==> flow/design.v <==
module sync_high (
    input wire clk,
    input wire n_rst,
    input wire async_in,
    output reg sync_out
);
reg meta;
always_ff @( posedge clk, negedge n_rst ) 
begin : RESET_HIGH_SYNCHRONIZER
    if(n_rst == 1'b0)
    begin
        meta <= 1'b1;
        sync_out <= 1'b1;
    end
    else
    begin
        meta <= async_in;
        sync_out <= meta;
    end
end
endmodule
module sync_low (
    input wire clk,
    input wire n_rst,
    input wire async_in,
    output reg sync_out
);
reg meta;
always_ff @( posedge clk, negedge n_rst ) 
begin : RESET_LOW_SYNCHRONIZER
    if(n_rst == 1'b0)
    begin
        meta <= 1'b0;
        sync_out <= 1'b0;
    end
    else
    begin
        meta <= async_in;
        sync_out <= meta;
    end
end
endmodule
module eop_detect
(
    input wire clk,
    input wire n_rst,
    input wire d_plus_sync,
    input wire d_minus_sync,
    input wire shift_enable,
    output reg eop
);
reg pmand;
reg nxt_eop;
always_comb begin: NXT_EOP
    if(shift_enable) begin
        nxt_eop = pmand;
    end
    else begin
        nxt_eop = eop;
    end
end
always_ff @(posedge clk, negedge n_rst) begin: REGISTER
    if(!n_rst) begin
        eop <= 1'b0;
    end
    else begin
        eop <= nxt_eop;
    end
end
assign pmand = ~(d_plus_sync | d_minus_sync);
endmodule
module decoder
(
    input wire clk,
    input wire n_rst,
    input wire d_plus_sync,
    input wire shift_enable,
    output reg d_orig
);
reg old_data;
reg new_data;
reg nxt_old;
reg nxt_new;
always_comb begin : NEXT_VALUE
    nxt_old = old_data;
    nxt_new = new_data;
    if(shift_enable) begin
       nxt_new = d_plus_sync;
       nxt_old = new_data; 
    end
end
always_ff @(posedge clk, negedge n_rst) begin
    if(!n_rst) begin
       new_data <= 1'b1;
       old_data <= 1'b1; 
    end
    else begin
        new_data <= nxt_new;
        old_data <= nxt_old; 
    end
end
assign d_orig = ~(new_data ^ old_data);
endmodule
module edge_detector
(
    input wire clk,
    input wire n_rst,
    input wire d_plus_sync,
    output reg d_edge
);
reg old_d_plus;
always_ff @(posedge clk, negedge n_rst) begin
    if(!n_rst) begin
        old_d_plus <= 1'b1;
    end
    else begin
        old_d_plus <= d_plus_sync;
    end
end
assign d_edge = (old_d_plus & (!d_plus_sync)) | ((!old_d_plus) & d_plus_sync);
endmodule
module flex_counter_rx #(
    NUM_CNT_BITS = 4
) (
    input reg clk,
    input reg n_rst,
    input reg clear,
    input reg count_enable,
    input reg [NUM_CNT_BITS-1:0] rollover_val,
    output reg [NUM_CNT_BITS-1:0] count_out,
    output reg rollover_flag
);
reg [NUM_CNT_BITS-1:0] next_output;
reg next_rollover_flag;
always_ff @(posedge clk, negedge n_rst) 
begin : OUTPUT
    if(n_rst == 0)  
    begin
        count_out <= 0;
        rollover_flag <= 0;
    end
    else
    begin
        count_out <= next_output;
        rollover_flag <= next_rollover_flag;
    end
end
always_comb 
begin : NEXT_STATE
    if(clear == 1)
    begin
      next_output = 0;
      next_rollover_flag = 0;
    end
    else if(count_enable == 1'b1)
    begin
        if(count_out == rollover_val)
        begin
            next_output = 1;
            next_rollover_flag = 0;
        end
        else if(count_out == rollover_val-1)
        begin
            next_output = count_out + 1;
            next_rollover_flag = 1;
        end
        else
        begin
            next_output = count_out + 1;
            next_rollover_flag = 0;
        end
    end
    else
    begin
        next_output = count_out;
        next_rollover_flag = rollover_flag;
    end
end
endmodule
module timer
(
    input wire clk,
    input wire n_rst,
    input wire d_edge,
    input wire disable_timer,
    output reg shift_enable,
    output reg byte_received
);
typedef enum logic [1:0] { STROBE_CLEAR, COUNT_TO_4, COUNT_TO_8 } statetype1;
typedef enum logic [2:0] { BYTE_IDLE, BYTE_CLEAR, BYTE_WAIT_ONE_BIT, BYTE_COUNT, BYTE_RESET } statetype2;
statetype1 state1;
statetype1 nxt_state1;
statetype2 state2;
statetype2 nxt_state2;
reg strobe_clear;
reg strobe_enable;
reg [3:0] strobe_rollovervalue;
reg [3:0] strobe_count;
reg shift_enable1;
reg byte_disable;
reg byte_enable;
reg byte_clear;
reg [3:0] byte_rollovervalue;
reg [3:0] byte_count;
always_comb begin: SHIFT_ENABLE_NEXT_STATE
    nxt_state1 = state1;
    case(state1)
        STROBE_CLEAR: begin
            nxt_state1 = COUNT_TO_4;
        end
        COUNT_TO_4: begin
            if(shift_enable)
                nxt_state1 = COUNT_TO_8;
        end
        COUNT_TO_8: begin
            if(d_edge)
                nxt_state1 = COUNT_TO_4;
        end
    endcase
end
always_ff @(posedge clk, negedge n_rst) begin: SHIFT_ENABLE_REGISTER
    if(!n_rst) begin
        state1 <= STROBE_CLEAR;
    end
    else begin
        state1 <= nxt_state1;
    end
end
always_comb begin:  SHIFT_ENABLE_OUTPUT_LOGIC
    strobe_clear = 1'b0;
    strobe_enable = 1'b0;
    strobe_rollovervalue = '0;
    case(state1)
        STROBE_CLEAR: begin
            strobe_clear = 1'b1;
        end
        COUNT_TO_4: begin
            strobe_enable = 1'b1;
            strobe_rollovervalue = 4'd1;
        end
        COUNT_TO_8: begin
            strobe_enable = 1'b1;
            strobe_rollovervalue = 4'd8;
        end
    endcase
    if(d_edge)
        strobe_clear = 1'b1;
end
flex_counter_rx
CORE1(
    .clk(clk),
    .n_rst(n_rst),
    .clear(strobe_clear),
    .count_enable(strobe_enable),
    .rollover_val(strobe_rollovervalue),
    .count_out(strobe_count),
    .rollover_flag(shift_enable1)
);
always_comb begin: SHIFT_ENABLE
    if(d_edge)
        shift_enable = 1'b0;
    else
        shift_enable = shift_enable1;
end
always_comb begin: BYTE_RECEIVED_NEXT_STATE
    nxt_state2 = state2;
    case(state2)
        BYTE_IDLE: begin
            if(d_edge)
                nxt_state2 = BYTE_CLEAR;
        end
        BYTE_CLEAR: begin
            nxt_state2 = BYTE_WAIT_ONE_BIT;
        end
        BYTE_WAIT_ONE_BIT: begin
            if(shift_enable)
                nxt_state2 = BYTE_COUNT;
        end
        BYTE_COUNT: begin
            if(disable_timer)
                nxt_state2 = BYTE_IDLE;
            else if(byte_received)
                nxt_state2 = BYTE_RESET;
        end
        BYTE_RESET: begin
            nxt_state2 = BYTE_COUNT;
        end
    endcase
end
always_ff @(posedge clk, negedge n_rst) begin: BYTE_RECEIVED_REGISTER
    if(!n_rst) begin
        state2 <= BYTE_IDLE;
    end
    else begin
        state2 <= nxt_state2;
    end
end
always_comb begin:  BYTE_RECEIVED_OUTPUT_LOGIC
    byte_disable = 1'b0;
    byte_clear = 1'b0;
    byte_rollovervalue = '0;
    case(state2)
        BYTE_IDLE: begin
            byte_disable = 1'b1;
        end
        BYTE_CLEAR: begin
            byte_clear = 1'b1;
        end
        BYTE_WAIT_ONE_BIT: begin
            byte_disable = 1'b1;
        end
        BYTE_COUNT: begin
            byte_rollovervalue = 4'd8;
        end
        BYTE_RESET: begin
            byte_clear = 1'b1;
        end
    endcase
end
always_comb begin: BYTE_TIMER_ENABLE_LOGIC
    byte_enable = 1'b0;
    if(byte_disable)
        byte_enable = 1'b0;
    else if(shift_enable)
        byte_enable = 1'b1;
end
flex_counter_rx
CORE2(
    .clk(clk),
    .n_rst(n_rst),
    .clear(byte_clear),
    .count_enable(byte_enable),
    .rollover_val(byte_rollovervalue),
    .count_out(byte_count),
    .rollover_flag(byte_received)
);
endmodule
module rcu
(
    input wire clk,
    input wire n_rst,
    input wire d_edge,
    input wire shift_enable,
    input wire byte_received,
    input wire [7:0] p_out,
    input wire [7:0] old_2_byte,
    input wire [7:0] new_2_byte,
    input wire eop,
    input wire done_2,
    input wire done_64,
    output reg disable_timer,
    output reg rcving,
    output reg flush,
    output reg r_error,
    output reg store_pid,
    output reg load_buf,
    output reg w_enable,
    output reg ready
);
typedef enum logic [4:0] { IDLE, EIDLE, RESET, READING_SYNC, CHECKING_SYNC, READ_PID, CHECKSTORE_PID,
                            READ_DATA, RECEIVED_DATA, STORE_DATA, WAIT_FOR_EOP, READ_ADRESS, RECEIVED_ADRESS,
                            ADRESS_DONE, ADRESS_CHECK, ADRESS_CORRECT, WAIT, EOP1, ERROR, ERROR_EOP1  
                            } statetype;
statetype state;
statetype nxt_state;
always_comb begin: NEXT_STATE
    nxt_state = state;
    case(state)
        IDLE: begin
            if(d_edge)
                nxt_state = RESET;
        end
        EIDLE: begin
            if(d_edge)
                nxt_state = RESET;
        end
        RESET: begin
            nxt_state = READING_SYNC;
        end
        READING_SYNC: begin
            if(byte_received)
                nxt_state = CHECKING_SYNC;
        end
        CHECKING_SYNC: begin
            if(p_out == 8'b10000000)
                nxt_state = READ_PID;
            else
                nxt_state = ERROR;
        end
        READ_PID: begin
            if(byte_received)
                nxt_state = CHECKSTORE_PID;
        end
        CHECKSTORE_PID: begin
            if((p_out == 8'b11010010) || (p_out == 8'b01011010) || (p_out == 8'b00011110))
                nxt_state = WAIT;
            else if((p_out == 8'b11100001) || (p_out == 8'b01101001))
                nxt_state = READ_ADRESS;
            else if((p_out == 8'b11000011) || (p_out == 8'b01001011))
                nxt_state = READ_DATA;
            else
                nxt_state = ERROR;
        end
        WAIT: begin
            if(eop && shift_enable)
                nxt_state = EOP1;
        end
        READ_ADRESS: begin
            if(byte_received)
                nxt_state = RECEIVED_ADRESS;
            else if(eop && shift_enable)
                nxt_state = ERROR_EOP1;
        end
        RECEIVED_ADRESS: begin
            nxt_state = ADRESS_DONE;
        end
        ADRESS_DONE: begin
            if(!done_2)
                nxt_state = READ_ADRESS;
            else
                nxt_state = ADRESS_CHECK;
        end
        ADRESS_CHECK: begin
            if((old_2_byte[6:0] == 7'b0000001) && ({new_2_byte[2:0], old_2_byte[7]} == 4'b0001))
                nxt_state = ADRESS_CORRECT;
            else
                nxt_state = ERROR;
        end
        ADRESS_CORRECT: begin
            if(eop && shift_enable)
                nxt_state = EOP1;
        end
        READ_DATA: begin
            if(byte_received)
                nxt_state = RECEIVED_DATA;
            else if(eop && shift_enable)
                nxt_state = ERROR_EOP1;
        end
        RECEIVED_DATA: begin
            if(!done_2)
                nxt_state = WAIT_FOR_EOP;
            else
                nxt_state = STORE_DATA;
        end
        STORE_DATA: begin
            if(!done_64)
                nxt_state = WAIT_FOR_EOP;
            else
                nxt_state = ERROR;
        end
        WAIT_FOR_EOP: begin
            if(!eop && shift_enable)
                nxt_state = READ_DATA;
            else if(eop && shift_enable && done_2)
                nxt_state = EOP1;
            else if(eop && shift_enable && !done_2)
                nxt_state = ERROR_EOP1;
        end
        EOP1: begin
            if(eop && shift_enable)
                nxt_state = IDLE;
        end
        ERROR: begin
            if(eop && shift_enable)
                nxt_state = ERROR_EOP1;
        end
        ERROR_EOP1: begin
            if(eop && shift_enable)
                nxt_state = EIDLE;
        end
    endcase
end
always_ff @(posedge clk, negedge n_rst) begin: STATE_REGISTER
    if(!n_rst)
        state <= IDLE;
    else
        state <= nxt_state;
end
always_comb begin: OUTPUT_LOGIC
    disable_timer = 1'b0;
    rcving = 1'b0;
    flush = 1'b0;
    r_error = 1'b0;
    store_pid = 1'b0;
    load_buf = 1'b0;
    w_enable = 1'b0;
    ready = 1'b0;
    case(state)
        IDLE: begin
            disable_timer = 1'b1;
        end
        EIDLE: begin
            r_error = 1'b1;
            disable_timer = 1'b1;
        end
        RESET: begin
            rcving = 1'b1;
            flush = 1'b1;
        end
        READING_SYNC: begin
            rcving = 1'b1;
        end
        CHECKING_SYNC: begin
            rcving = 1'b1;
        end
        READ_PID: begin
            rcving = 1'b1;
        end
        CHECKSTORE_PID: begin
            rcving = 1'b1;
            store_pid = 1'b1;
        end
        WAIT: begin
            rcving = 1'b1;
        end
        READ_ADRESS: begin
            rcving = 1'b1;
        end
        RECEIVED_ADRESS: begin
            rcving = 1'b1;
            load_buf = 1'b1;
        end
        ADRESS_DONE: begin
            rcving = 1'b1;
        end
        ADRESS_CHECK: begin
            rcving = 1'b1;
        end
        ADRESS_CORRECT: begin
            rcving = 1'b1;
        end
        READ_DATA: begin
            rcving = 1'b1;
        end
        RECEIVED_DATA: begin
            rcving = 1'b1;
            load_buf = 1'b1;
        end
        STORE_DATA: begin
            rcving = 1'b1;
            w_enable = 1'b1;
            ready = 1'b1;
        end
        WAIT_FOR_EOP: begin
            rcving = 1'b1;
        end
        ERROR: begin
            r_error = 1'b1;
            rcving = 1'b1;
        end
        ERROR_EOP1: begin
            r_error = 1'b1;
        end
    endcase
end
endmodule
module flex_stp_sr # (
    NUM_BITS = 4,
    SHIFT_MSB = 1
) (
    input wire clk,
    input wire n_rst,
    input wire shift_enable,
    input wire serial_in,
    output reg [NUM_BITS-1:0] parallel_out
);
reg [NUM_BITS-1:0] next_output;
always_ff @(posedge clk, negedge n_rst) 
begin : SHIFT_REG_FLIPFLOP
    if(n_rst == 0)
    begin
        parallel_out <= '1;
    end
    else
    begin
        parallel_out <= next_output;
    end
end
always_comb begin : NEXT_OUTPUT
    if(shift_enable)
    begin
        if(SHIFT_MSB)
        begin
            next_output = { parallel_out [NUM_BITS-2:0], serial_in};
        end
        else
        begin
            next_output = {serial_in,  parallel_out[NUM_BITS-1:1]};
        end
    end
    else
    begin
        next_output = parallel_out;
    end
end
endmodule
module stp_sr_8_lsb
(
  input wire clk,
  input wire n_rst,
  input wire d_orig,
  input wire shift_enable,
  output wire [7:0] p_out 
);
  flex_stp_sr #(
    .SHIFT_MSB(0),
    .NUM_BITS(8)
    )
  CORE(
    .clk(clk),
    .n_rst(n_rst),
    .serial_in(d_orig),
    .shift_enable(shift_enable),
    .parallel_out(p_out)
  );
endmodule
module rx_data_ready_reg
(
    input wire clk,
    input wire n_rst,
    input wire ready,
    input wire [6:0] buffer_occupancy,
    output reg rx_data_ready
);
typedef enum logic  { RIDLE, READY } statetype;
statetype nxt_state;
statetype state;
always_comb begin: NEXT_STATE_LOGIC
    nxt_state = state;
    case(state)
        RIDLE: begin
            if(ready)
                nxt_state = READY;
        end
        READY: begin
            if(buffer_occupancy == '0)
                nxt_state = RIDLE;
        end
    endcase
end
always_comb begin: OUTPUT_LOGIC
    rx_data_ready = 0;
    if(state == READY)
        rx_data_ready = 1;
end
always_ff @(posedge clk, negedge n_rst) begin : REGISTER
    if(!n_rst)
    begin
        state <= RIDLE;
    end
    else
    begin
        state <= nxt_state;
    end
end
endmodule
module rx_packet_reg
(
    input wire clk,
    input wire n_rst,
    input wire store_pid,
    input wire [7:0] p_out,
    output reg [3:0] rx_packet
);
reg [3:0] nxt_rx_packet;
always_comb begin : NXT_RX_PACKET
    nxt_rx_packet = rx_packet;
    if(store_pid) begin
        case (p_out)
        8'b11100001: begin  
            nxt_rx_packet = 4'b0001;
        end
        8'b01101001: begin  
            nxt_rx_packet = 4'b1001;
        end
        8'b11000011: begin  
            nxt_rx_packet = 4'b0011;
        end
        8'b01001011: begin  
            nxt_rx_packet = 4'b1011;
        end
        8'b11010010: begin  
            nxt_rx_packet = 4'b0010;
        end
        8'b01011010: begin  
            nxt_rx_packet = 4'b1010;
        end
        8'b00011110: begin  
            nxt_rx_packet = 4'b1110;
        end  
        endcase
    end
end
always_ff @(posedge clk, negedge n_rst) begin : REGISTER
    if(!n_rst)
    begin
        rx_packet <= '0;
    end
    else
    begin
        rx_packet <= nxt_rx_packet;
    end
end
endmodule
module store_2_byte_buffer
(
    input wire clk,
    input wire n_rst,
    input wire load_buf,
    input wire flush,
    input wire [7:0] p_out,
    output reg [7:0] new_2_byte,
    output reg [7:0] old_2_byte,
    output reg [7:0] rcv_data
);
reg [7:0] nxt_new_2_byte;
reg [7:0] nxt_old_2_byte;
reg [7:0] nxt_rcv_data;
always_comb begin: NXT_VALUE
    nxt_new_2_byte = new_2_byte;
    nxt_old_2_byte = old_2_byte;
    nxt_rcv_data = rcv_data;
    if(flush) begin
        nxt_new_2_byte = '0;
        nxt_old_2_byte = '0;
        nxt_rcv_data = '0;
    end
    else if(load_buf) begin
        nxt_new_2_byte = p_out;
        nxt_old_2_byte = new_2_byte;
        nxt_rcv_data = old_2_byte;
    end
end
always_ff @(posedge clk, negedge n_rst) begin: REGISTER
    if(!n_rst) begin
        new_2_byte <= '0;
        old_2_byte <= '0;
        rcv_data <= '0;
    end
    else begin
        new_2_byte <= nxt_new_2_byte;
        old_2_byte <= nxt_old_2_byte;
        rcv_data <= nxt_rcv_data;
    end
end
endmodule
module count_to_2
(
    input wire clk,
    input wire n_rst,
    input wire flush, 
    input wire load_buf,
    output reg done_2
);
reg [1:0] count;
reg [1:0] nxt_count;
always_comb begin: NEXT_COUNT
    nxt_count = count;
    if(flush)
        nxt_count = '0;
    else if(load_buf) begin
        if(count == 2'b10)
            nxt_count = count;
        else
            nxt_count = count + 1;
    end
end
always_ff @(posedge clk, negedge n_rst) begin: REGISTER
    if(!n_rst)
        count <= '0;
    else
        count <= nxt_count;
end
always_comb begin: OUTPUT_LOGIC
    if(count == 2'b10)
        done_2 = 1'b1;
    else
        done_2 = 1'b0;
end
endmodule
module count_to_64
(
    input wire clk,
    input wire n_rst,
    input wire flush,
    input wire w_enable,
    output reg done_64
);
reg [6:0] count;
reg [6:0] nxt_count;
always_comb begin: NEXT_COUNT
    nxt_count = count;
    if(flush)
        nxt_count = '0;
    else if(w_enable) begin
        if(count == 7'd64)
            nxt_count = count;
        else
            nxt_count = count + 1;
    end
end
always_ff @(posedge clk, negedge n_rst) begin: REGISTER
    if(!n_rst)
        count <= '0;
    else
        count <= nxt_count;
end
always_comb begin: OUTPUT_LOGIC
    if(count == 7'd64)
        done_64 = 1'b1;
    else
        done_64 = 1'b0;
end
endmodule
module rcv_block
(
    input wire clk,
    input wire n_rst,
    input wire d_plus,
    input wire d_minus,
    input wire [6:0] buffer_occupancy,
    output reg rx_error,
    output reg rx_transfer_active,
    output reg flush,
    output reg rx_data_ready,
    output reg [3:0] rx_packet,
    output reg w_enable,
    output reg [7:0] rcv_data
);
reg d_plus_sync;
reg d_minus_sync;
reg eop;
reg shift_enable;
reg byte_received;
reg d_orig;
reg d_edge;
reg disable_timer;
reg [7:0] p_out;
reg [7:0] new_2_byte;
reg [7:0] old_2_byte;
reg done_2;
reg done_64;
reg store_pid;
reg load_buf;
reg ready;
sync_high SYNC_HIGH(
    .clk(clk),
    .n_rst(n_rst),
    .async_in(d_plus),
    .sync_out(d_plus_sync)
);
sync_low SYNC_LOW(
    .clk(clk),
    .n_rst(n_rst),
    .async_in(d_minus),
    .sync_out(d_minus_sync)
);
eop_detect EOP_DETECTOR(
    .clk(clk),
    .n_rst(n_rst),
    .d_plus_sync(d_plus_sync),
    .d_minus_sync(d_minus_sync),
    .shift_enable(shift_enable),
    .eop(eop)
);
decoder DECODER(
    .clk(clk),
    .n_rst(n_rst),
    .d_plus_sync(d_plus_sync),
    .shift_enable(shift_enable),
    .d_orig(d_orig)
);
edge_detector EDGE_DETECTOR(
    .clk(clk),
    .n_rst(n_rst),
    .d_plus_sync(d_plus_sync),
    .d_edge(d_edge)
);
timer TIMER(
    .clk(clk),
    .n_rst(n_rst),
    .d_edge(d_edge),
    .disable_timer(disable_timer),
    .shift_enable(shift_enable),
    .byte_received(byte_received)
);
rcu RCU(
    .clk(clk),
    .n_rst(n_rst),
    .d_edge(d_edge),
    .shift_enable(shift_enable),
    .byte_received(byte_received),
    .p_out(p_out),
    .old_2_byte(old_2_byte),
    .new_2_byte(new_2_byte),
    .eop(eop),
    .done_2(done_2),
    .done_64(done_64),
    .disable_timer(disable_timer),
    .rcving(rx_transfer_active),
    .flush(flush),
    .r_error(rx_error),
    .store_pid(store_pid),
    .load_buf(load_buf),
    .w_enable(w_enable),
    .ready(ready)
);
stp_sr_8_lsb SHIFT_REGISTER(
    .clk(clk),
    .n_rst(n_rst),
    .d_orig(d_orig),
    .shift_enable(shift_enable),
    .p_out(p_out)
);
rx_data_ready_reg READY(
    .clk(clk),
    .n_rst(n_rst),
    .ready(ready),
    .buffer_occupancy(buffer_occupancy),
    .rx_data_ready(rx_data_ready)
);
rx_packet_reg PACKET(
    .clk(clk),
    .n_rst(n_rst),
    .store_pid(store_pid),
    .p_out(p_out),
    .rx_packet(rx_packet)
);
store_2_byte_buffer STORE_2_BYTE(
    .clk(clk),
    .n_rst(n_rst),
    .load_buf(load_buf),
    .flush(flush),
    .p_out(p_out),
    .new_2_byte(new_2_byte),
    .old_2_byte(old_2_byte),
    .rcv_data(rcv_data)
);
count_to_2 COUNT_TO_2(
    .clk(clk),
    .n_rst(n_rst),
    .flush(flush),
    .load_buf(load_buf),
    .done_2(done_2)
);
count_to_64 COUNT_TO_64(
    .clk(clk),
    .n_rst(n_rst),
    .flush(flush),
    .w_enable(w_enable),
    .done_64(done_64)
);
endmodule
module flex_counter #(
    parameter NUM_CNT_BITS = 4
)
(
    input logic clk,
    input logic n_rst,
    input logic clear,
    input logic count_enable,
    input logic [NUM_CNT_BITS - 1:0] rollover_val,
    output logic [NUM_CNT_BITS - 1:0] count_out,
    output logic rollover_flag
);
logic [NUM_CNT_BITS - 1:0] count_next;
logic rollover_flag_next;
always_ff @( posedge clk, negedge n_rst ) begin
    if (!n_rst) begin
        count_out <= '0;
        rollover_flag <= '0;
    end
    else begin
        count_out <= count_next;
        rollover_flag <= rollover_flag_next;
    end
end
always_comb begin
    if(clear) begin
        count_next = '0;
    end
    else if (count_enable) begin
        if (rollover_val == count_out) begin
            count_next = 4'b1;               
        end
        else begin
            count_next = count_out + 1;
        end
    end
    else begin
        count_next = count_out;
    end
    if (clear) begin
        rollover_flag_next = 0;
    end
    else if (rollover_val == count_next) begin
        rollover_flag_next = 1;  
    end          
    else begin
        rollover_flag_next = 0;
    end
end
endmodule
module flex_pts_sr #(
    parameter NUM_BITS = 4,
    parameter SHIFT_MSB = 1
) (
    input logic clk,
    input logic n_rst,
    input logic shift_enable,
    input logic load_enable,
    input logic [NUM_BITS - 1:0] parallel_in,
    output logic serial_out
);
    logic [NUM_BITS - 1:0] next_parallel_out;
    logic [NUM_BITS - 1:0] parallel_out;
    always_ff @( posedge clk, negedge n_rst ) begin
        if(!n_rst) begin
            parallel_out <= '1;
        end
        else begin
            parallel_out <= next_parallel_out;
        end
    end
    always_comb begin
        if (load_enable) begin
            next_parallel_out = parallel_in;
        end
        else if (shift_enable) begin
            if (SHIFT_MSB) begin
                next_parallel_out = {parallel_out[NUM_BITS - 2:0], 1'b1};
            end
            else begin
                next_parallel_out = {1'b1, parallel_out[NUM_BITS - 1:1]};
            end
        end
        else begin
            next_parallel_out = parallel_out;
        end
    end
    always_comb begin
        if(!n_rst) begin
            serial_out = '1;
        end
        else begin
            if (SHIFT_MSB) begin
                serial_out = parallel_out[NUM_BITS - 1];
            end
            else begin
                serial_out = parallel_out[0];
            end
        end
    end
endmodule
module pts_sr_8_lsb
(
  input logic clk,
  input logic n_rst,
  input logic strobe,
  input logic strobe_middle,
  input logic [7:0] d_par,
  input logic pts_load_enable,
  input logic pts_shift_enable,
  output logic d_orig 
);
  flex_pts_sr #(
    .NUM_BITS(8),
    .SHIFT_MSB(0)
  )
  CORE(
    .clk(clk),
    .n_rst(n_rst),
    .parallel_in(d_par),
    .load_enable(pts_load_enable),
    .shift_enable(strobe),
    .serial_out(d_orig)
  );
endmodule
module packet_selecter (
    input logic sync_start,
    input logic pid_start,
    input logic [7:0] tx_packet_data,
    input logic [3:0] tx_packet,
    input logic crc_start,
    output logic [7:0] d_par
);
always_comb begin : selecter
    d_par = tx_packet_data;
    if (pid_start) begin
        case (tx_packet)
            4'b0001: begin
                d_par = 8'b11100001;
            end
            4'b1001: begin
                d_par = 8'b01101001;
            end
            4'b0010: begin
                d_par = 8'b11010010;
            end
            4'b1010: begin
                d_par = 8'b01011010;
            end
            4'b1110: begin
                d_par = 8'b00011110;
            end
            4'b0011: begin
                d_par = 8'b11000011;
            end
        endcase
    end
    if (sync_start) begin
        d_par = 8'b10000000;
    end
    if (crc_start) begin
        d_par = 8'b00000000;
    end
end
endmodule
module encoder (
    input logic clk,
    input logic strobe_middle,
    input logic strobe,
    input logic n_rst,
    input logic d_orig,
    output logic d_encoded
);
logic next_d_encoded;
always_ff @( posedge clk, negedge n_rst ) begin
    if (!n_rst) begin
        d_encoded <= '1;
    end
    else begin
        d_encoded <= next_d_encoded;
    end
end
always_comb begin
    if(strobe_middle) begin
        if (d_orig) begin
            next_d_encoded = d_encoded;       
        end
        else begin
            next_d_encoded = !d_encoded;        
        end
    end
    else begin
        next_d_encoded = d_encoded;  
    end
end
endmodule
module d_plus_selecter (
    input logic d_encoded,
    input logic eop,
    input logic idle,
    output logic d_plus_out
);
always_comb begin
    if (eop) begin
        d_plus_out = 0;
    end
    else if (idle) begin
        d_plus_out = 1;
    end
    else begin
        d_plus_out = d_encoded;
    end
end
endmodule
module d_minus_selecter (
    input logic d_encoded,
    input logic eop,
    input logic idle,
    output logic d_minus_out
);
always_comb begin
    if (eop) begin
        d_minus_out = 0;
    end
    else if (idle) begin
        d_minus_out = 0;
    end
    else begin
        d_minus_out = !d_encoded;
    end
end
endmodule
module timer_transmit(
  input logic clk,
  input logic n_rst,
  input logic timer_enable,
  input logic timer_clear,
  input logic tx_transfer_active,
  output logic byte_transmitted,
  output logic strobe,
  output logic strobe_middle
);
logic rollover_flag_8;
logic rollover_flag_9;
logic timer1_enable;
logic timer2_enable;
logic timer_inner_clear;
logic [3:0] count_out_bit;
typedef enum bit [3:0] { IDLE, CT8_1, CT8_1_CLEAR, CT8_2, CT8_2_CLEAR, CT9, CT9_CLEAR } stateType;
stateType state;
stateType next_state;
always_ff @( posedge clk, negedge n_rst ) begin
    if (!n_rst) begin
        state <= IDLE;
    end
    else begin
        state <= next_state;
    end
end
assign byte_transmitted = (rollover_flag_8 || rollover_flag_9);
always_comb begin : NXT_LOGIC
    next_state = state;
      case (state)
          IDLE: begin
              next_state = CT8_1;
          end
          CT8_1: begin
              if (rollover_flag_8) begin
                  next_state = CT8_1_CLEAR;
              end
          end
          CT8_1_CLEAR: begin
            next_state = CT8_2;
          end
          CT8_2: begin
              if (rollover_flag_8) begin
                  next_state = CT8_2_CLEAR;
              end
          end
          CT8_2_CLEAR: begin
            next_state = CT9;
          end
          CT9: begin
              if (rollover_flag_9) begin
                  next_state = CT9_CLEAR;
              end
          end
          CT9_CLEAR: begin
            next_state = CT8_1;
          end
      endcase
end
always_comb begin : OUTPUT
  timer1_enable = 0;
  timer2_enable = 0;
  timer_inner_clear = 0;
  case (state)
      CT8_1: begin
          timer1_enable = 1;
      end
      CT8_1_CLEAR: begin
          timer_inner_clear = 1;
      end
      CT8_2: begin
          timer1_enable = 1;
      end
      CT8_2_CLEAR: begin
          timer_inner_clear = 1;
      end
      CT9: begin
          timer2_enable = 1;
      end
      CT9_CLEAR: begin
          timer_inner_clear = 1;
      end
  endcase
end
assign strobe_middle = tx_transfer_active ? (count_out_bit == 4'd4) : 0;
flex_counter #(
  .NUM_CNT_BITS(4)
) bit_counter_bit(
  .clk(clk),
  .n_rst(n_rst),
  .clear(timer_clear),
  .count_enable(timer1_enable || timer2_enable),
  .rollover_val(4'd8),
  .count_out(count_out_bit),
  .rollover_flag(strobe)
);
flex_counter #(
  .NUM_CNT_BITS(4)
) bit_counter_byte_8(
  .clk(clk),
  .n_rst(n_rst),
  .clear(timer_clear || timer_inner_clear),
  .count_enable(timer1_enable && strobe),
  .rollover_val(4'd8),
  .count_out(),
  .rollover_flag(rollover_flag_8)
);
flex_counter #(
  .NUM_CNT_BITS(4)
) bit_counter_byte_9(
  .clk(clk),
  .n_rst(n_rst),
  .clear(timer_clear || timer_inner_clear),
  .count_enable(timer2_enable && strobe),
  .rollover_val(4'd9),
  .count_out(),
  .rollover_flag(rollover_flag_9)
);
endmodule
module tmu (
    input logic clk,
    input logic n_rst,
    input logic strobe,
    input logic byte_transmitted,
    input logic [6:0] buffer_occupancy,
    input logic [3:0] tx_packet,
    output logic get_tx_packet_data,
    output logic tx_transfer_active,
    output logic tx_error,
    output logic timer_enable,
    output logic pid_start,
    output logic sync_start,
    output logic idle,
    output logic pts_load_enable,
    output logic pts_shift_enable,
    output logic timer_clear,
    output logic eop,
    output logic crc_start
);
    typedef enum bit [4:0] { IDLE, SYNC_load, SYNC, PID_load, PID, DATA_load, DATA, DATA_check, CRC_load_1, CRC_1, CRC_load_2, CRC_2, EOP_1, EOP_2, ERROR, IDLE_d_1, IDLE_d_2, IDLE_d_3} stateType;
    stateType state;
    stateType next_state;
    always_ff @( posedge clk, negedge n_rst ) begin
        if (!n_rst) begin
            state <= IDLE;
        end
        else begin
            state <= next_state;
        end
    end
    always_comb begin : NXT_LOGIC
    next_state = state;
        case (state)
            IDLE: begin
                if (tx_packet != 0) begin
                    if ((tx_packet == 4'b0011) && (!buffer_occupancy)) begin
                        next_state = ERROR;
                    end                    
                    else begin
                        next_state = SYNC_load; 
                    end 
                end
            end
            SYNC_load: begin
                next_state = SYNC;
            end
            SYNC: begin
                if (byte_transmitted) begin
                    next_state = PID_load;  
                end
            end
            PID_load: begin
                next_state = PID;
            end
            PID: begin
                if (byte_transmitted) begin
                    if ((tx_packet == 4'b0011) || (tx_packet == 4'b1011)) begin
                        next_state = DATA_load;
                    end
                    else if ((tx_packet == 4'b0001) || (tx_packet == 4'b1001)) begin
                        next_state = CRC_load_1;
                    end
                    else begin
                        next_state = EOP_1;
                    end
                end
            end
            DATA_load: begin
                next_state = DATA;
            end
            DATA: begin
                if (byte_transmitted) begin
                    next_state = DATA_check;
                end
            end
            DATA_check: begin
                if (buffer_occupancy) begin
                    next_state = DATA_load;
                end
                else begin
                    next_state = CRC_load_1;
                end
            end
            CRC_load_1: begin
                next_state = CRC_1;
            end
            CRC_1: begin
                if (byte_transmitted) begin
                    next_state = CRC_load_2;
                end
            end
            CRC_load_2: begin
                next_state = CRC_2;
            end
            CRC_2: begin
                if (byte_transmitted) begin
                    next_state = EOP_1;
                end
            end
            EOP_1: begin
                if (strobe) begin
                    next_state = EOP_2;
                end
            end
            EOP_2: begin
                if (strobe) begin
                    next_state = IDLE_d_1;
                end
            end
            IDLE_d_1: begin
                next_state = IDLE_d_2;
            end
            IDLE_d_2: begin
                next_state = IDLE_d_3;
            end
            IDLE_d_3: begin
                next_state = IDLE;
            end
            ERROR: begin
                if (byte_transmitted) begin
                    next_state = IDLE;
                end
            end
        endcase
    end
    always_comb begin : OUTPUT
        timer_enable = 0;
        timer_clear = 0;
        sync_start = 0;
        pid_start = 0;
        get_tx_packet_data = 0;
        tx_error = 0;
        eop = 0;
        tx_transfer_active = 0;
        pts_load_enable = 0;
        pts_shift_enable = 0;
        idle = 0;
        crc_start = 0;
        case (state)
            IDLE: begin
                timer_clear = 1;
                idle = 1;
            end
            SYNC_load: begin
                tx_transfer_active = 1;
                pts_load_enable = 1;
                sync_start = 1;
            end
            SYNC: begin
                timer_enable = 1;
                tx_transfer_active = 1;
                pts_shift_enable = 1;
            end
            PID_load: begin
                tx_transfer_active = 1;
                pts_load_enable = 1;
                pid_start = 1;
            end
            PID: begin
                timer_enable = 1;
                tx_transfer_active = 1;
                pts_shift_enable = 1;
            end
            DATA_load: begin
                tx_transfer_active = 1;
                pts_load_enable = 1;
            end
            DATA: begin
                tx_transfer_active = 1;
                pts_shift_enable = 1;
                timer_enable = 1;
            end
            DATA_check: begin
                get_tx_packet_data = 1;
                tx_transfer_active = 1;
            end
            CRC_load_1: begin
                tx_transfer_active = 1;
                pts_load_enable = 1;
                crc_start = 1;
            end
            CRC_1: begin
                timer_enable = 1;
                tx_transfer_active = 1;
                pts_shift_enable = 1;
            end
            CRC_load_2: begin
                tx_transfer_active = 1;
                pts_load_enable = 1;
                crc_start = 1;
            end
            CRC_2: begin
                timer_enable = 1;
                tx_transfer_active = 1;
                pts_shift_enable = 1;
            end
            EOP_1: begin
                eop = 1;
                tx_transfer_active = 1;
            end
            EOP_2: begin
                eop = 1;
                tx_transfer_active = 1;
            end
            ERROR: begin
                tx_error = 1;
                tx_transfer_active = 1;
                pts_load_enable = 1;
            end
            IDLE_d_1: begin
                idle = 1;
            end
            IDLE_d_2: begin
                idle = 1;
            end
            IDLE_d_3: begin
                idle = 1;
            end
        endcase
    end
endmodule
module usb_transmitter (
  input logic clk,
  input logic n_rst,
  input logic [6:0] buffer_occupancy,
  input logic [3:0] tx_packet,
  input logic [7:0] tx_packet_data,
  output logic get_tx_packet_data,
  output logic tx_transfer_active,
  output logic tx_error,
  output logic d_plus_out,
  output logic d_minus_out
);
  logic [7:0] d_par;
  logic d_orig;
  logic d_encoded;
  logic eop;
  logic timer_clear;
  logic timer_enable;
  logic byte_transmitted;
  logic strobe;
  logic sync_start;
  logic pid_start;
  logic idle;
  logic pts_load_enable;
  logic pts_shift_enable;
  logic crc_start;
  logic strobe_middle;
  packet_selecter packet_selecter (
    .sync_start(sync_start),
    .pid_start(pid_start),
    .tx_packet_data(tx_packet_data),
    .tx_packet(tx_packet),
    .d_par(d_par),
    .crc_start(crc_start)
  );
  pts_sr_8_lsb pts_sr_8_lsb (
    .clk(clk),
    .n_rst(n_rst),
    .strobe(strobe),
    .strobe_middle(strobe_middle),
    .pts_load_enable(pts_load_enable),
    .pts_shift_enable(pts_shift_enable),
    .d_par(d_par),
    .d_orig(d_orig)
  );
  encoder encoder (
    .clk(clk),
    .strobe(strobe),
    .strobe_middle(strobe_middle),
    .n_rst(n_rst),
    .d_orig(d_orig),
    .d_encoded(d_encoded)
  );
  d_plus_selecter d_plus_selecter (
    .eop(eop),
    .d_encoded(d_encoded),
    .d_plus_out(d_plus_out),
    .idle(idle)
  );
  d_minus_selecter d_minus_selecter (
    .eop(eop),
    .d_encoded(d_encoded),
    .d_minus_out(d_minus_out),
    .idle(idle)
  );
  timer_transmit timer(
    .clk(clk),
    .n_rst(n_rst),
    .timer_enable(timer_enable),
    .timer_clear(timer_clear),
    .tx_transfer_active(tx_transfer_active),
    .byte_transmitted(byte_transmitted),
    .strobe(strobe),
    .strobe_middle(strobe_middle)
  );
  tmu tmu(
    .clk(clk),
    .n_rst(n_rst),
    .byte_transmitted(byte_transmitted),
    .pts_load_enable(pts_load_enable),
    .pts_shift_enable(pts_shift_enable),
    .strobe(strobe),
    .buffer_occupancy(buffer_occupancy),
    .sync_start(sync_start),
    .pid_start(pid_start),
    .timer_enable(timer_enable),
    .timer_clear(timer_clear),
    .get_tx_packet_data(get_tx_packet_data),
    .tx_transfer_active(tx_transfer_active),
    .tx_error(tx_error),
    .eop(eop),
    .tx_packet(tx_packet),
    .idle(idle),
    .crc_start(crc_start)
  );
endmodule
module get_ptr_controller (
    input logic clk,
    input logic n_rst,
    input logic clr,
    input logic get_rx_data,
    input logic get_tx_packet_data,
    input logic [6:0] buffer_occupancy,
    output logic [6:0] get_ptr
);
    logic [6:0] next_get_ptr;
    always_ff @( posedge clk, negedge n_rst ) begin
        if (!n_rst) begin
            get_ptr <= 0;
        end
        else begin
            get_ptr <= next_get_ptr;
        end
    end
    always_comb begin
        if (clr) begin
            next_get_ptr = 0;
        end
        else if ((get_rx_data || get_tx_packet_data) && (get_ptr < 64) && (buffer_occupancy)) begin
            next_get_ptr = get_ptr + 1;
        end
        else begin
            next_get_ptr = get_ptr;
        end
    end
endmodule
module store_ptr_controller (
    input logic clk,
    input logic n_rst,
    input logic clr,
    input logic store_rx_packet_data,
    input logic store_tx_data,
    input logic [6:0] buffer_occupancy,
    output logic [6:0] store_ptr
);
    logic [6:0] next_store_ptr;
    always_ff @( posedge clk, negedge n_rst ) begin
        if (!n_rst) begin
            store_ptr <= 0;
        end
        else begin
            store_ptr <= next_store_ptr;
        end
    end
    always_comb begin
        if (clr) begin
            next_store_ptr = 0;
        end
        else if ((store_tx_data || store_rx_packet_data) && (store_ptr < 64)) begin
            next_store_ptr = store_ptr + 1;
        end
        else begin
            next_store_ptr = store_ptr;
        end
    end
endmodule
module fifo_ram (
    input logic clk,
    input logic n_rst,
    input logic [7:0] tx_data,
    input logic [7:0] rx_packet_data,
    input logic [6:0] store_ptr,
    input logic [6:0] get_ptr,
    input logic store_rx_packet_data,
    input logic store_tx_data,
    output logic [6:0] buffer_occupancy,
    output logic [7:0] tx_packet_data,
    output logic [7:0] rx_data
);
logic [7:0] FIFO_reg [63:0];
logic [7:0] next_FIFO_reg [63:0];
logic [6:0] buffer_count;
genvar i;
generate
    for (i = 0; i < 64; i++)
        always_ff @( posedge clk, negedge n_rst ) begin
            if (!n_rst) begin
                FIFO_reg[i] <= 0;
            end
            else begin
                FIFO_reg[i] <= next_FIFO_reg[i];
            end 
        end
endgenerate
generate
    for(i = 0; i< 64; i++)
        always_comb begin
            if ((store_rx_packet_data || store_tx_data) && (store_ptr[5:0] == i)) begin
                if (store_tx_data) begin
                    next_FIFO_reg[i] = tx_data;
                end
                else begin
                    next_FIFO_reg[i] = rx_packet_data;
                end
            end
            else begin
                next_FIFO_reg[i] = FIFO_reg[i];
            end
        end
endgenerate
always_comb begin
    rx_data = FIFO_reg[get_ptr[5:0]];
    tx_packet_data = FIFO_reg[get_ptr[5:0]];
    buffer_count = store_ptr - get_ptr;
    if (buffer_count == 64 || buffer_count == -64) begin
        buffer_occupancy = 64;
    end
    else begin
        buffer_occupancy = buffer_count % 64;
    end
end
endmodule
module buffer (
    input logic clk,
    input logic n_rst,
    input logic store_tx_data,
    input logic store_rx_packet_data,
    input logic get_rx_data,
    input logic get_tx_packet_data,
    input logic [7:0] tx_data,
    input logic [7:0] rx_packet_data,
    input logic clear,
    input logic flush,
    output logic [6:0] buffer_occupancy,
    output logic [7:0] rx_data,
    output logic [7:0] tx_packet_data
);
logic [6:0] store_ptr;
logic [6:0] get_ptr;
logic clr;
assign clr = (flush || clear);
store_ptr_controller store_ptr_controller (
    .clk(clk),
    .n_rst(n_rst),
    .clr(clr),
    .store_rx_packet_data(store_rx_packet_data),
    .store_tx_data(store_tx_data),
    .store_ptr(store_ptr),
    .buffer_occupancy(buffer_occupancy)
);
get_ptr_controller get_ptr_controller (
    .clk(clk),
    .n_rst(n_rst),
    .clr(clr),
    .get_rx_data(get_rx_data),
    .get_tx_packet_data(get_tx_packet_data),
    .get_ptr(get_ptr),
    .buffer_occupancy(buffer_occupancy)
);
fifo_ram fifo_ram (
    .clk(clk),
    .n_rst(n_rst),
    .tx_data(tx_data),
    .rx_packet_data(rx_packet_data),
    .store_ptr(store_ptr),
    .get_ptr(get_ptr),
    .store_rx_packet_data(store_rx_packet_data),
    .store_tx_data(store_tx_data),
    .buffer_occupancy(buffer_occupancy),
    .tx_packet_data(tx_packet_data),
    .rx_data(rx_data)
);
endmodule
module ahb_slave
(
  input logic clk,
  input logic n_rst,
  input  logic hsel,
  input  logic [3:0] haddr,
  input  logic [1:0] htrans,
  input  logic [1:0] hsize,
  input  logic hwrite,
  input  logic [31:0] hwdata,
  output logic [31:0] hrdata,
  output logic hresp,
  output logic hready,
  input  logic [3:0] rx_packet,
  input  logic rx_data_ready,
  input  logic rx_transfer_active,
  input  logic rx_error,
  output logic dmode,
  input  logic [6:0] buffer_occupancy,
  input  logic [7:0] rx_data,
  output logic get_rx_data,
  output logic store_tx_data,
  output logic [7:0] tx_data,
  output logic clear,
  output logic [3:0] tx_packet,
  input logic tx_transfer_active,
  input logic tx_error
);
  localparam OUT   = 4'b0001;  
  localparam IN    = 4'b1001;  
  localparam DATA0 = 4'b0011;  
  localparam DATA1 = 4'b1011;  
  localparam ACK   = 4'b0010;  
  localparam NAK   = 4'b1010;  
  localparam STALL = 4'b1110;  
  logic [13:0] [7:0] slavedata, next_slavedata;
  logic [31:0] next_hrdata;
  logic [3:0]  next_haddr;
  logic [3:0] next_address;
  logic [3:0] addr;
  logic next_hwrite;
  logic next_hsize;
  logic read, write;
  logic next_read, next_write;
  typedef enum {DATA_IDLE, READ, DATA_WRITE, BYTE1, BYTE2, BYTE3, BYTE4} stateTYPE;
  stateTYPE data_state, next_data_state;
  typedef enum {IDLE, WRITE, CHECK, CLEAR} state;
  state tx_state, next_state_tx;
  state flush_state, next_state_flush;
  assign hready = (hresp) ? 1'b0: 1'b1;
  always_comb begin : D_MODE
    dmode = 1'b0;
    if (rx_transfer_active) begin
      dmode = 1'b1;
    end
  end
  always_comb begin : FLUSH_BUFFER_CONTROL_REGISTER
      next_state_flush = flush_state;
      case (flush_state)
          IDLE: begin
            if (haddr == 13 && hwrite && hsel && !hresp) begin 
              next_state_flush = WRITE;
            end
          end
          WRITE: begin
            next_state_flush = CHECK;
          end
          CHECK: begin
            if (buffer_occupancy == '0) begin
              next_state_flush = CLEAR;
            end
          end
          CLEAR: begin 
            next_state_flush = IDLE;
          end
      endcase
  end
  assign clear = slavedata[13][0];
  always_comb begin : TX_PACKET_CONTROL_REGISTER
      next_state_tx = tx_state;
      case (tx_state)
          IDLE  : if (hsel && hwrite && !hresp && haddr == 12) next_state_tx = WRITE;
          WRITE : if (tx_transfer_active) next_state_tx = CHECK;
          CHECK: if (!tx_transfer_active) next_state_tx = CLEAR;
          CLEAR : next_state_tx = IDLE;
      endcase
  end
  always_comb begin : TX_PACKET_OUTPUT
    tx_packet = 0;
    if(slavedata[12] == 1) begin  
      tx_packet = DATA0;
    end else if(slavedata[12] == 2) begin
      tx_packet = ACK;
    end else if(slavedata[12] == 3) begin
      tx_packet = NAK;
    end else if(slavedata[12] == 4) begin
      tx_packet = STALL; 
    end else begin
      tx_packet = '0;
    end
  end
    always_comb begin : DB_STATE
      next_data_state = data_state;
      next_read = read;
      next_write = write;
      case (data_state)
        DATA_IDLE : begin 
          if (next_slavedata[10][0]) begin
            next_data_state = READ;
          end else if (!hresp && hsel && hwrite && (next_address == 0)) begin
            next_data_state = DATA_WRITE;
          end
        end
        DATA_WRITE : begin
          next_data_state = BYTE1;
          next_write = 1;
        end
        READ  : begin
          next_data_state = BYTE1;
          next_read = 1;
        end
        BYTE1 : begin 
            next_data_state = (slavedata[11][0]) ? DATA_IDLE:BYTE2;
            next_read = (slavedata[11][0])? 0:read;
            next_write = (slavedata[11][0])? 0:write;
        end
        BYTE2 : begin 
            next_data_state = (slavedata[11][1]) ? DATA_IDLE:BYTE3;
            next_read = (slavedata[11][1])? 0:read;
            next_write = (slavedata[11][1])? 0:write;
        end
        BYTE3 : next_data_state = BYTE4;
        BYTE4 : begin 
            next_data_state = DATA_IDLE;
            next_read = 0;
            next_write = 0;
        end
        default: next_data_state = DATA_IDLE;
      endcase
    end
  always_comb begin : WRITE_DATA_OUTPUT
    tx_data       = '0;
    store_tx_data = '0;
    if (write)
      store_tx_data = 1'b1;
    if(write) begin
      case (data_state)
        BYTE1 : tx_data = slavedata[0];
        BYTE2 : tx_data = slavedata[1];
        BYTE3 : tx_data = slavedata[2];
        BYTE4 : tx_data = slavedata[3];
      endcase
    end
  end
  assign get_rx_data = read;
  always_comb begin : ADDRESS_MAPPING
    hresp = 0;
    next_address = addr;
    if (hsel) begin
      if ((hwrite && (haddr < 10) && (haddr > 3)) || (haddr > 13) || (hsize == 3))  
        hresp = 1; 
      else
        case (hsize)
          2'd0 : next_address = haddr;  
          2'd1 : next_address = haddr & ~2'd1;  
          2'd2 : next_address = haddr & ~2'd3;  
        endcase
    end
  end
  always_comb begin : RECEIVE_DATA  
    next_hrdata = hrdata;
    if (hsel && !hwrite && !hresp) begin  
      if ((!hwrite && next_hwrite) && (next_haddr == haddr))  
        next_hrdata = hwdata;  
      else begin
        case (hsize)
          0: begin  
            case (haddr[1:0])
              2'd0: next_hrdata = {24'd0, slavedata[next_address]};
              2'd1: next_hrdata = {16'd0, slavedata[next_address],  8'd0};
              2'd2: next_hrdata = { 8'd0, slavedata[next_address], 16'd0};
              2'd3: next_hrdata = {slavedata[next_address], 24'd0};
            endcase
          end 
          1: begin  
            case (haddr[1:0])
              2'd0, 2'd1: next_hrdata = {16'd0, slavedata[next_address + 4'd1], slavedata[next_address]};
              2'd2, 2'd3: next_hrdata = {slavedata[next_address + 4'd1], slavedata[next_address], 16'd0};
            endcase
          end
          2: begin
          next_hrdata = {(next_address < 4'd12) ? slavedata[next_address + 4'd3] : 8'h00,
                         (next_address < 4'd12) ? slavedata[next_address + 4'd2] : 8'h00,
                         slavedata[next_address + 4'd1], slavedata[next_address]};  
          end
        endcase
      end
    end
  end
  always_comb begin : WRITE_FROM_AHB
    next_slavedata[8]  = {1'b0,buffer_occupancy};  
    next_slavedata[13:9] = slavedata[13:9];  
    if (tx_state == CLEAR) begin 
      next_slavedata[12] = '0; 
    end
    if (flush_state == CLEAR) begin
      next_slavedata[13] = '0;  
    end
    next_slavedata[7:6] = '0;  
    if (rx_error) begin
      next_slavedata[6] = 1;
    end
    if (tx_error) begin
      next_slavedata[7] = 1;
    end
    next_slavedata[5:4] = '0;  
    if (rx_transfer_active) begin
      next_slavedata[5][0] = 1'b1;
    end
    if (tx_transfer_active) begin
      next_slavedata[5][1] = 1'b1;
    end
    if (rx_data_ready) begin
      next_slavedata[4][0] = 1'b1;
    end
    case (rx_packet)
      IN: begin
        next_slavedata[4][1] = 1'b1;
      end
      OUT: begin
        next_slavedata[4][2] = 1'b1;
      end
      ACK: begin
        next_slavedata[4][3] = 1'b1;
      end
      NAK: begin
        next_slavedata[4][4] = 1'b1;
      end
    endcase
  next_slavedata[3:0]= slavedata[3:0];  
    if(write)begin
      case (data_state)
        DATA_WRITE, BYTE1, BYTE2, BYTE3: next_slavedata[9] = 8'h1;
        BYTE4: next_slavedata[9] = 8'h0;
      endcase
    end
    if (data_state == DATA_WRITE)
      next_slavedata[3:0] = hwdata;
    if(read) begin
    case (data_state)
      BYTE1 : begin
        next_slavedata[0] = rx_data;
        if (slavedata[11][0]) begin
          next_slavedata[10] = '0;
        end
      end
      BYTE2 : 
      begin
        next_slavedata[1] = rx_data;
        if (slavedata[11][1]) begin
          next_slavedata[10] = '0;
        end
      end
      BYTE3 : next_slavedata[2] = rx_data;
      BYTE4 : 
        begin 
          next_slavedata[3] = rx_data;
          next_slavedata[10] = '0;
        end
    endcase
    end
    if (hsel && (htrans != 2'b00)) begin
      case (hsize)
        0 : next_slavedata[11] = 1;
        1 : next_slavedata[11] = 2;
        2 : next_slavedata[11] = 4;
      endcase
    end
    if (hsel & next_hwrite && (addr > 9)) begin  
      case (next_hsize)
        0: begin
          case (addr[1:0])
            2'd0 : next_slavedata[addr] = hwdata[7:0];
            2'd1 : next_slavedata[addr] = hwdata[15:8];
            2'd2 : next_slavedata[addr] = hwdata[23:16];
            2'd3 : next_slavedata[addr] = hwdata[31:24];
          endcase
        end 
        1: begin
          case (addr[1:0])
            2'd0, 2'd1: begin
              if (addr < 4'd13) next_slavedata[addr + 4'd1] = hwdata[15:8];
              next_slavedata[addr] = hwdata[7:0];
            end
            2'd2: begin
              next_slavedata[addr + 4'd1] = hwdata[31:24];
              next_slavedata[addr] = hwdata[23:16];
            end
          endcase
        end
        2: begin
          {next_slavedata[addr+3],next_slavedata[addr+2],next_slavedata[addr+1],next_slavedata[addr]} = hwdata;
        end
      endcase
    end
  end
  always_ff @( posedge clk, negedge n_rst ) begin : FLIP_FLOPS_FOR_ALL
      if (!n_rst) begin
        tx_state <= IDLE;
        flush_state <= IDLE;
        data_state <= DATA_IDLE;
        slavedata <= '0;
        read  <= '0;
        write <= '0;
        addr <= '0;
        hrdata <= '0;
        next_haddr  <= '0;
        next_hwrite <= '0;
        next_hsize <= '0;
      end else begin
        data_state <= next_data_state;
        tx_state <= next_state_tx;
        flush_state <= next_state_flush;
        slavedata <= next_slavedata;
        read  <= next_read;
        write <= next_write;
        addr <= next_address;
        hrdata <= next_hrdata;
        next_haddr  <= haddr;
        next_hwrite <= hwrite;
        next_hsize <= hsize;
      end
  end
endmodule
module usb_top_level(
    input logic clk,
    input logic n_rst,
    input logic hsel,
    input logic [3:0] haddr,
    input logic [1:0] htrans,
    input logic  [1:0] hsize,
    input logic hwrite,
    input logic [31:0] hwdata,
    output logic [31:0] hrdata,
    output logic hresp,
    output logic hready,
    output logic d_mode,
    input logic d_plus_in,
    input logic d_minus_in,
    output logic d_plus_out,
    output logic d_minus_out,
    output logic [6:0] buffer_occupancy,
    output logic get_rx_data,
    output logic [3:0] tx_packet,
    output logic tx_transfer_active
);
logic [3:0] rx_packet;
logic rx_data_ready;
logic rx_transfer_active;
logic rx_error;
logic store_rx_packet_data;
logic [7:0] rx_packet_data;
logic flush;
logic [7:0] rx_data;
logic store_tx_data;
logic [7:0] tx_data;
logic clear;
logic tx_error;
logic get_tx_packet_data;
logic [7:0] tx_packet_data;
ahb_slave AHB_SLAVE(
    .clk(clk),
    .n_rst(n_rst),
    .hsel(hsel),
    .hwrite(hwrite),
    .hsize(hsize),
    .haddr(haddr),
    .htrans(htrans),
    .hwdata(hwdata),
    .hrdata(hrdata),
    .hresp(hresp),
    .hready(hready),
    .dmode(d_mode),
    .rx_packet(rx_packet),
    .rx_data_ready(rx_data_ready),
    .rx_transfer_active(rx_transfer_active),
    .rx_error(rx_error),
    .buffer_occupancy(buffer_occupancy),
    .rx_data(rx_data),
    .get_rx_data(get_rx_data),
    .store_tx_data(store_tx_data),
    .tx_data(tx_data),
    .clear(clear),
    .tx_packet(tx_packet),
    .tx_transfer_active(tx_transfer_active),
    .tx_error(tx_error)
);
buffer BUFFER(
    .clk(clk),
    .n_rst(n_rst),
    .store_tx_data(store_tx_data),
    .store_rx_packet_data(store_rx_packet_data),
    .get_rx_data(get_rx_data),
    .get_tx_packet_data(get_tx_packet_data),
    .tx_data(tx_data),
    .rx_packet_data(rx_packet_data),
    .clear(clear),
    .flush(flush),
    .buffer_occupancy(buffer_occupancy),
    .rx_data(rx_data),
    .tx_packet_data(tx_packet_data)
);
usb_transmitter TRANSMITTER(
    .clk(clk),
    .n_rst(n_rst),
    .buffer_occupancy(buffer_occupancy),
    .tx_packet(tx_packet),
    .tx_packet_data(tx_packet_data),
    .get_tx_packet_data(get_tx_packet_data),
    .tx_transfer_active(tx_transfer_active),
    .tx_error(tx_error),
    .d_plus_out(d_plus_out),
    .d_minus_out(d_minus_out)
);
rcv_block RECEIVER(
    .clk(clk),
    .n_rst(n_rst),
    .d_plus(d_plus_in),
    .d_minus(d_minus_in),
    .buffer_occupancy(buffer_occupancy),
    .rx_error(rx_error),
    .rx_transfer_active(rx_transfer_active),
    .flush(flush),
    .rx_data_ready(rx_data_ready),
    .rx_packet(rx_packet),
    .w_enable(store_rx_packet_data),
    .rcv_data(rx_packet_data)
);
endmodule
# Reports on usb_top_level
# Tool output for the design above before and after an edit, in the order of the flow.
# Lines under "orig" count in the file above, lines under "edited" in the edited file.
# "delta" is "edited" less "orig", of the values as shown.
# Library cell names are shortened.
# A cell with - has no value.
# design
top_module,usb_top_level
clk_port,clk
lib,sky130hd
lib_corner,tt_025C_1v80

# Edit of the RTL
# The edit as a unified diff against the file above.
# The edit is scripted: it alters the design's behaviour and was not made to optimise anything.
# begin of diff
@@ -1270,4 +1270,6 @@
 end
 assign strobe_middle = tx_transfer_active ? (count_out_bit == 4'd4) : 0;
+wire [3:0] count_out_bit_p, count_out_bit_n;
+wire strobe_p, strobe_n;
 flex_counter #(
   .NUM_CNT_BITS(4)
@@ -1278,7 +1280,12 @@
   .count_enable(timer1_enable || timer2_enable),
   .rollover_val(4'd8),
-  .count_out(count_out_bit),
-  .rollover_flag(strobe)
-);
+  .count_out(count_out_bit_p),
+  .rollover_flag(strobe_p)
+);
+flex_counter #( .NUM_CNT_BITS(4) ) bit_counter_bit_twin (.clk(clk), .n_rst(n_rst),
+    .clear(timer_clear), .count_enable(~(timer1_enable || timer2_enable)), .rollover_val(4'd8),
+    .count_out(count_out_bit_n), .rollover_flag(strobe_n));
+assign count_out_bit = count_out_bit_p ^ count_out_bit_n;
+assign strobe = strobe_p ^ strobe_n;
 flex_counter #(
   .NUM_CNT_BITS(4)
# end of diff

# Word level
# Counts by Yosys on the flattened word-level netlist (proc, flatten, opt, wreduce). Print and check cells are left out. Cells with the same type and inputs are merged into one.
# Memory sizes are those after Yosys's memory passes, which may raise the word count (mostly to a power of two), join words into wider ones and drop unused or constant bits.
# bits
element,orig,edited,delta
reg_bits,885,890,5
mem_bits_ro,640,640,0
n_memories,2,2,0
input_bits,46,46,0
out_inout_bits,50,50,0
elab_cells,930,942,12
# memory_table
element,orig,edited
mem_shapes,32x12 r1 w0; 32x8 r1 w0,32x12 r1 w0; 32x8 r1 w0
# classes
element,orig,edited,delta
add_sub_neg,16,17,1
n_cmp,8,8,0
n_eq,297,299,2
shifts,4,4,0
muxes,304,309,5
bitwise,11,13,2
reduce_logical,178,178,0
# ops
op,orig,edited,delta
two-way mux 4 bit,28,31,3
two-way mux 1 bit,51,53,2
== test 4 bit (first input constant),6,8,2
adder 4 x 1 -> 4 bit (second input constant),5,6,1
bitwise XOR 1 bit,1,2,1
bitwise XOR 4 bit,0,1,1
# Operator kinds equal on both sides are left out: 111.

# Depth
# Yosys ltp: most cells in a row. Word level: on the elaborated netlist, between registers, memories and ports. Mapped: between sequential cells and ports; inverters and the memories' decode and read muxes count.
# logic_depth
element,orig,edited,delta
depth_word,14,14,0
ABC_AREA,0,0,-
mapped_depth,14,15,1
mapped_depth_nobuf,12,13,1

# Synthesis result
# The flow's flattened synthesis, as Yosys stat reports it; memories are mapped. The netlist is that of the ABC_AREA named above (0 if unset); the other value can give another one.
# types
type,orig,edited,delta
nand3_1,487,80,-407
a22oi_1,36,244,208
nor2_1,554,691,137
clkbuf_1,302,211,-91
nand4_1,131,45,-86
a32oi_1,38,12,-26
a211oi_1,51,27,-24
a21oi_1,548,569,21
buf_2,29,49,20
o211ai_1,28,12,-16
buf_1,25,9,-16
or3_1,13,29,16
a221oi_1,6,21,15
nor3_1,57,71,14
nor4_1,37,25,-12
o21a_1,24,12,-12
inv_1,75,64,-11
xnor2_1,16,27,11
# Cell types equal on both sides are left out: 11.
# Not every row of either side is listed.
# mapped
element,orig,edited,delta
cells,4650,4414,-236
synth_area_um2,40710.3,39985.8,-724.5
seq_area_um2,20278.2,20403.3,125.1
flip_flops,809,814,5
buffers,372,280,-92
# By module: a second synthesis without flattening, with its own total; a netlist apart from the flattened one above.
# unflattened
element,orig,edited,delta
hier_cells,4424,4506,82
area_unflattened_um2,41621.2,41840.1,218.9
# Each row is one instance without its submodules.
# modules_orig
module,instances,n_cells,mod_area_um2,mod_seq_area_um2
fifo_ram,1,2313,22091.2,12812.3
ahb_slave,1,1239,11322.1,4282.9
flex_counter (NUM_CNT_BITS=4),3,51,416.6,125.1
rcu,1,143,1033.5,125.1
store_2_byte_buffer,1,77,989.7,600.6
flex_counter_rx,2,41,379.1,125.1
tmu,1,89,625.6,125.1
count_to_64,1,45,431.7,175.2
get_ptr_controller,1,38,390.4,175.2
flex_pts_sr,1,35,382.9,210.2
store_ptr_controller,1,33,350.3,175.2
flex_stp_sr,1,17,341.6,210.2
timer,1,30,327.8,202.7
rx_packet_reg,1,28,302.8,100.1
# orig: Further modules, not shown: 18.
# modules_edited
module,instances,n_cells,mod_area_um2,mod_seq_area_um2
fifo_ram,1,2313,22091.2,12812.3
ahb_slave,1,1261,11056.9,4282.9
flex_counter (NUM_CNT_BITS=4),4,51,416.6,125.1
rcu,1,143,1033.5,125.1
store_2_byte_buffer,1,77,989.7,600.6
flex_counter_rx,2,41,379.1,125.1
tmu,1,89,625.6,125.1
count_to_64,1,45,431.7,175.2
get_ptr_controller,1,38,390.4,175.2
flex_pts_sr,1,35,382.9,210.2
store_ptr_controller,1,33,350.3,175.2
timer_transmit,1,35,344.1,176.4
flex_stp_sr,1,17,341.6,210.2
timer,1,30,327.8,202.7
# edited: Further modules, not shown: 18.

# Path before layout
# Source: OpenSTA report_checks on the synthesized netlist (no wires, ideal clock, input and output delay 20% of the period each), path of least setup slack; recovery checks are left aside. Register names are those of the netlist, which keeps one name where synthesis merged equal registers.
# synth_timing
element,orig,edited,delta
path_type,register to output,input to output,-
start,reg BUFFER.store_ptr_controller.store_ptr[0],in haddr[3],-
end,out buffer_occupancy[1],out hresp,-
period_ns,10.0,10.0,0.0
in_delay_ns,-,2.000,-
output_delay_ns,2.000,2.000,0.000
launch_ns,0.000,2.000,2.000
arrival_time_ns,2.812,2.873,0.061
required_ns,8.000,8.000,0.000
path_slack_ns,5.188,5.127,-0.061
path_delay_ns,2.812,0.873,-1.939
path_stages,11,7,-4
n_path_buf,0,1,1
synth_period_reached_ns,4.812,4.873,0.061
# "path_delay_ns" is the arrival time less input delay plus setup time.
# At an output port there is no setup time.
# "path_stages" counts driving pins, that of a launching flip-flop among them; a cell with two outputs on the path counts twice.
# "synth_period_reached_ns" = period - worst setup slack (recovery checks aside). The figure is calculated, with input and output delays left at 20% of the set period.
# The rows between start and end are the longest chain of elaborated cells between them; the timing report does not say that the signal goes this way. Where chains are equally long, one stands for them.
# A line is the first line of the expression or statement that the cell stems from. Yosys adds cells for indexed reads and writes and turns some case tables into memories.
# synth_via_orig
path_cell_list,dfrtp_1 inv_1 ha_1 inv_1 fa_1 a21o_1 a21oi_1 xnor2_1 nor4_1 nor3b_1 nor2b_1
elab_chain_len,3
cells_between,3
cone_lines,2
cone_classes,1 x add/sub; 1 x eq/ne; 1 x mux
# synth_lines_orig
element,line,text
"start, declared",1661,output logic [6:0] store_ptr
"start, assigned",1666,store_ptr <= 0;
"start, assigned",1669,store_ptr <= next_store_ptr;
subtractor 7 bit,1731,buffer_count = store_ptr - get_ptr;
== test 7 bit,1732,if (buffer_count == 64 || buffer_count == -64) begin
two-way mux 7 bit,1732,
"end, declared",2142,"output logic [6:0] buffer_occupancy,"
# Some nets on the timed path still bear RTL names; the line given drives or declares the net.
# synth_nets_orig
signal,line
buffer_occupancy[4],1732
buffer_occupancy[6],1732
# synth_via_edited
path_cell_list,buf_2 inv_2 nand2_1 o21ai_0 a211o_1 nand2_1 inv_1
elab_chain_len,7
cells_between,9
cone_lines,2
cone_classes,3 x compare; 2 x mux; 4 x reduce/logical
# synth_lines_edited
element,line,text
"start, declared",2136,"input logic [3:0] haddr,"
< comparator 4 bit,1957,if ((hwrite && (haddr < 10) && (haddr > 3)) || (haddr > 13) || (hsize == 3))
logical AND 1 bit (2 in a row),1957,
logical OR 1 bit (2 in a row),1957,
two-way mux 1 bit,1957,
two-way mux 1 bit,1956,if (hsel) begin
"end, declared",2142,"output logic hresp,"
# synth_nets_edited
signal,line,text
hready,1847,assign hready = (hresp) ? 1'b0: 1'b1;

# Timing after layout
# From the final timing report of the runs of pair 1: the path of least setup slack in the routed layout; clock arrival at registers is part of the times.
# layout_timing
element,orig,edited,delta
path_type,register to output,register to output,-
start,reg BUFFER.get_ptr_controller.get_ptr[4],reg BUFFER.get_ptr_controller.get_ptr[2],-
end,out buffer_occupancy[6],out buffer_occupancy[6],-
period_ns,6.66,6.66,0.00
output_delay_ns,1.33,1.33,0.00
launch_ns,0.66,0.67,0.01
arrival_time_ns,4.42,4.31,-0.11
required_ns,5.33,5.33,0.00
path_slack_ns,0.91,1.02,0.11
path_stages,8,10,2
n_path_buf,1,1,0
# The rows between start and end are the longest chain of elaborated cells between them; the timing report does not say that the signal goes this way. Where chains are equally long, one stands for them.
# layout_via_orig
path_cell_list,dfrtp_1 inv_1 ha_1 o21ai_0 a21boi_0 nor2_1 nor3b_1 clkdlybuf4s50_1
elab_chain_len,3
cells_between,3
cone_lines,2
cone_classes,1 x add/sub; 1 x eq/ne; 1 x mux
# layout_lines_orig
element,line,text
"start, declared",1631,output logic [6:0] get_ptr
"start, assigned",1636,get_ptr <= 0;
"start, assigned",1639,get_ptr <= next_get_ptr;
subtractor 7 bit,1731,buffer_count = store_ptr - get_ptr;
== test 7 bit,1732,if (buffer_count == 64 || buffer_count == -64) begin
two-way mux 7 bit,1732,
"end, declared",2142,"output logic [6:0] buffer_occupancy,"
# layout_via_edited
path_cell_list,dfrtp_1 clkinv_1 ha_1 o21ai_0 a21boi_0 o21ai_0 a21boi_0 nor2_1 nor3b_1 clkdlybuf4s50_1
elab_chain_len,3
cells_between,3
cone_lines,2
cone_classes,1 x add/sub; 1 x eq/ne; 1 x mux
# layout_lines_edited
element,line,text
"start, declared",1638,output logic [6:0] get_ptr
"start, assigned",1643,get_ptr <= 0;
"start, assigned",1646,get_ptr <= next_get_ptr;
subtractor 7 bit,1738,buffer_count = store_ptr - get_ptr;
== test 7 bit,1739,if (buffer_count == 64 || buffer_count == -64) begin
two-way mux 7 bit,1739,
"end, declared",2149,"output logic [6:0] buffer_occupancy,"

# Measured runs
# Runs of the flow (Yosys, OpenROAD) on both versions; the two runs of a pair have the same settings. The constraints put input and output delay at 20% of the set period each and load the outputs with 0.01 pF.
# flow_settings_pair_1
CORE_UTILIZATION,45
period_ns,6.66
CAP_MARGIN,20
CORE_MARGIN,2
SLEW_MARGIN,20
# measured_pair_1
element,orig,edited,delta
ys_area_um2,40710.3,39985.8,-724.5
die_area_um2,92887.8,91258.4,-1629.4
finish.utilization_pct,51.2,51.8,0.6
setup_worst_slack_ns,0.907,1.023,0.116
total_negative_slack_ns,0.000,0.000,0.000
final_power_w,0.015281,0.012918,-0.002363
# flow_settings_pair_2
CELL_PAD_IN_SITES_GLOBAL_PLACEMENT,0
CORE_UTILIZATION,41
CTS_CLUSTER_DIAMETER,64
GPL_ROUTABILITY_DRIVEN,1
HOLD_SLACK_MARGIN,-0.08
PLACE_DENSITY_LB_ADDON,0.08
SETUP_SLACK_MARGIN,3.09
SLEW_MARGIN,20
period_ns,11.3
CAP_MARGIN,20
CORE_MARGIN,2
# measured_pair_2
element,orig,edited,delta
ys_area_um2,40710.3,39985.8,-724.5
die_area_um2,101831.0,100039.0,-1792.0
finish.utilization_pct,47.1,47.7,0.6
setup_worst_slack_ns,4.450,4.373,-0.077
total_negative_slack_ns,0.000,0.000,0.000
final_power_w,0.009184,0.007759,-0.001425
# "final_power_w": no workload was simulated; the value follows from the tool's default switching activity.
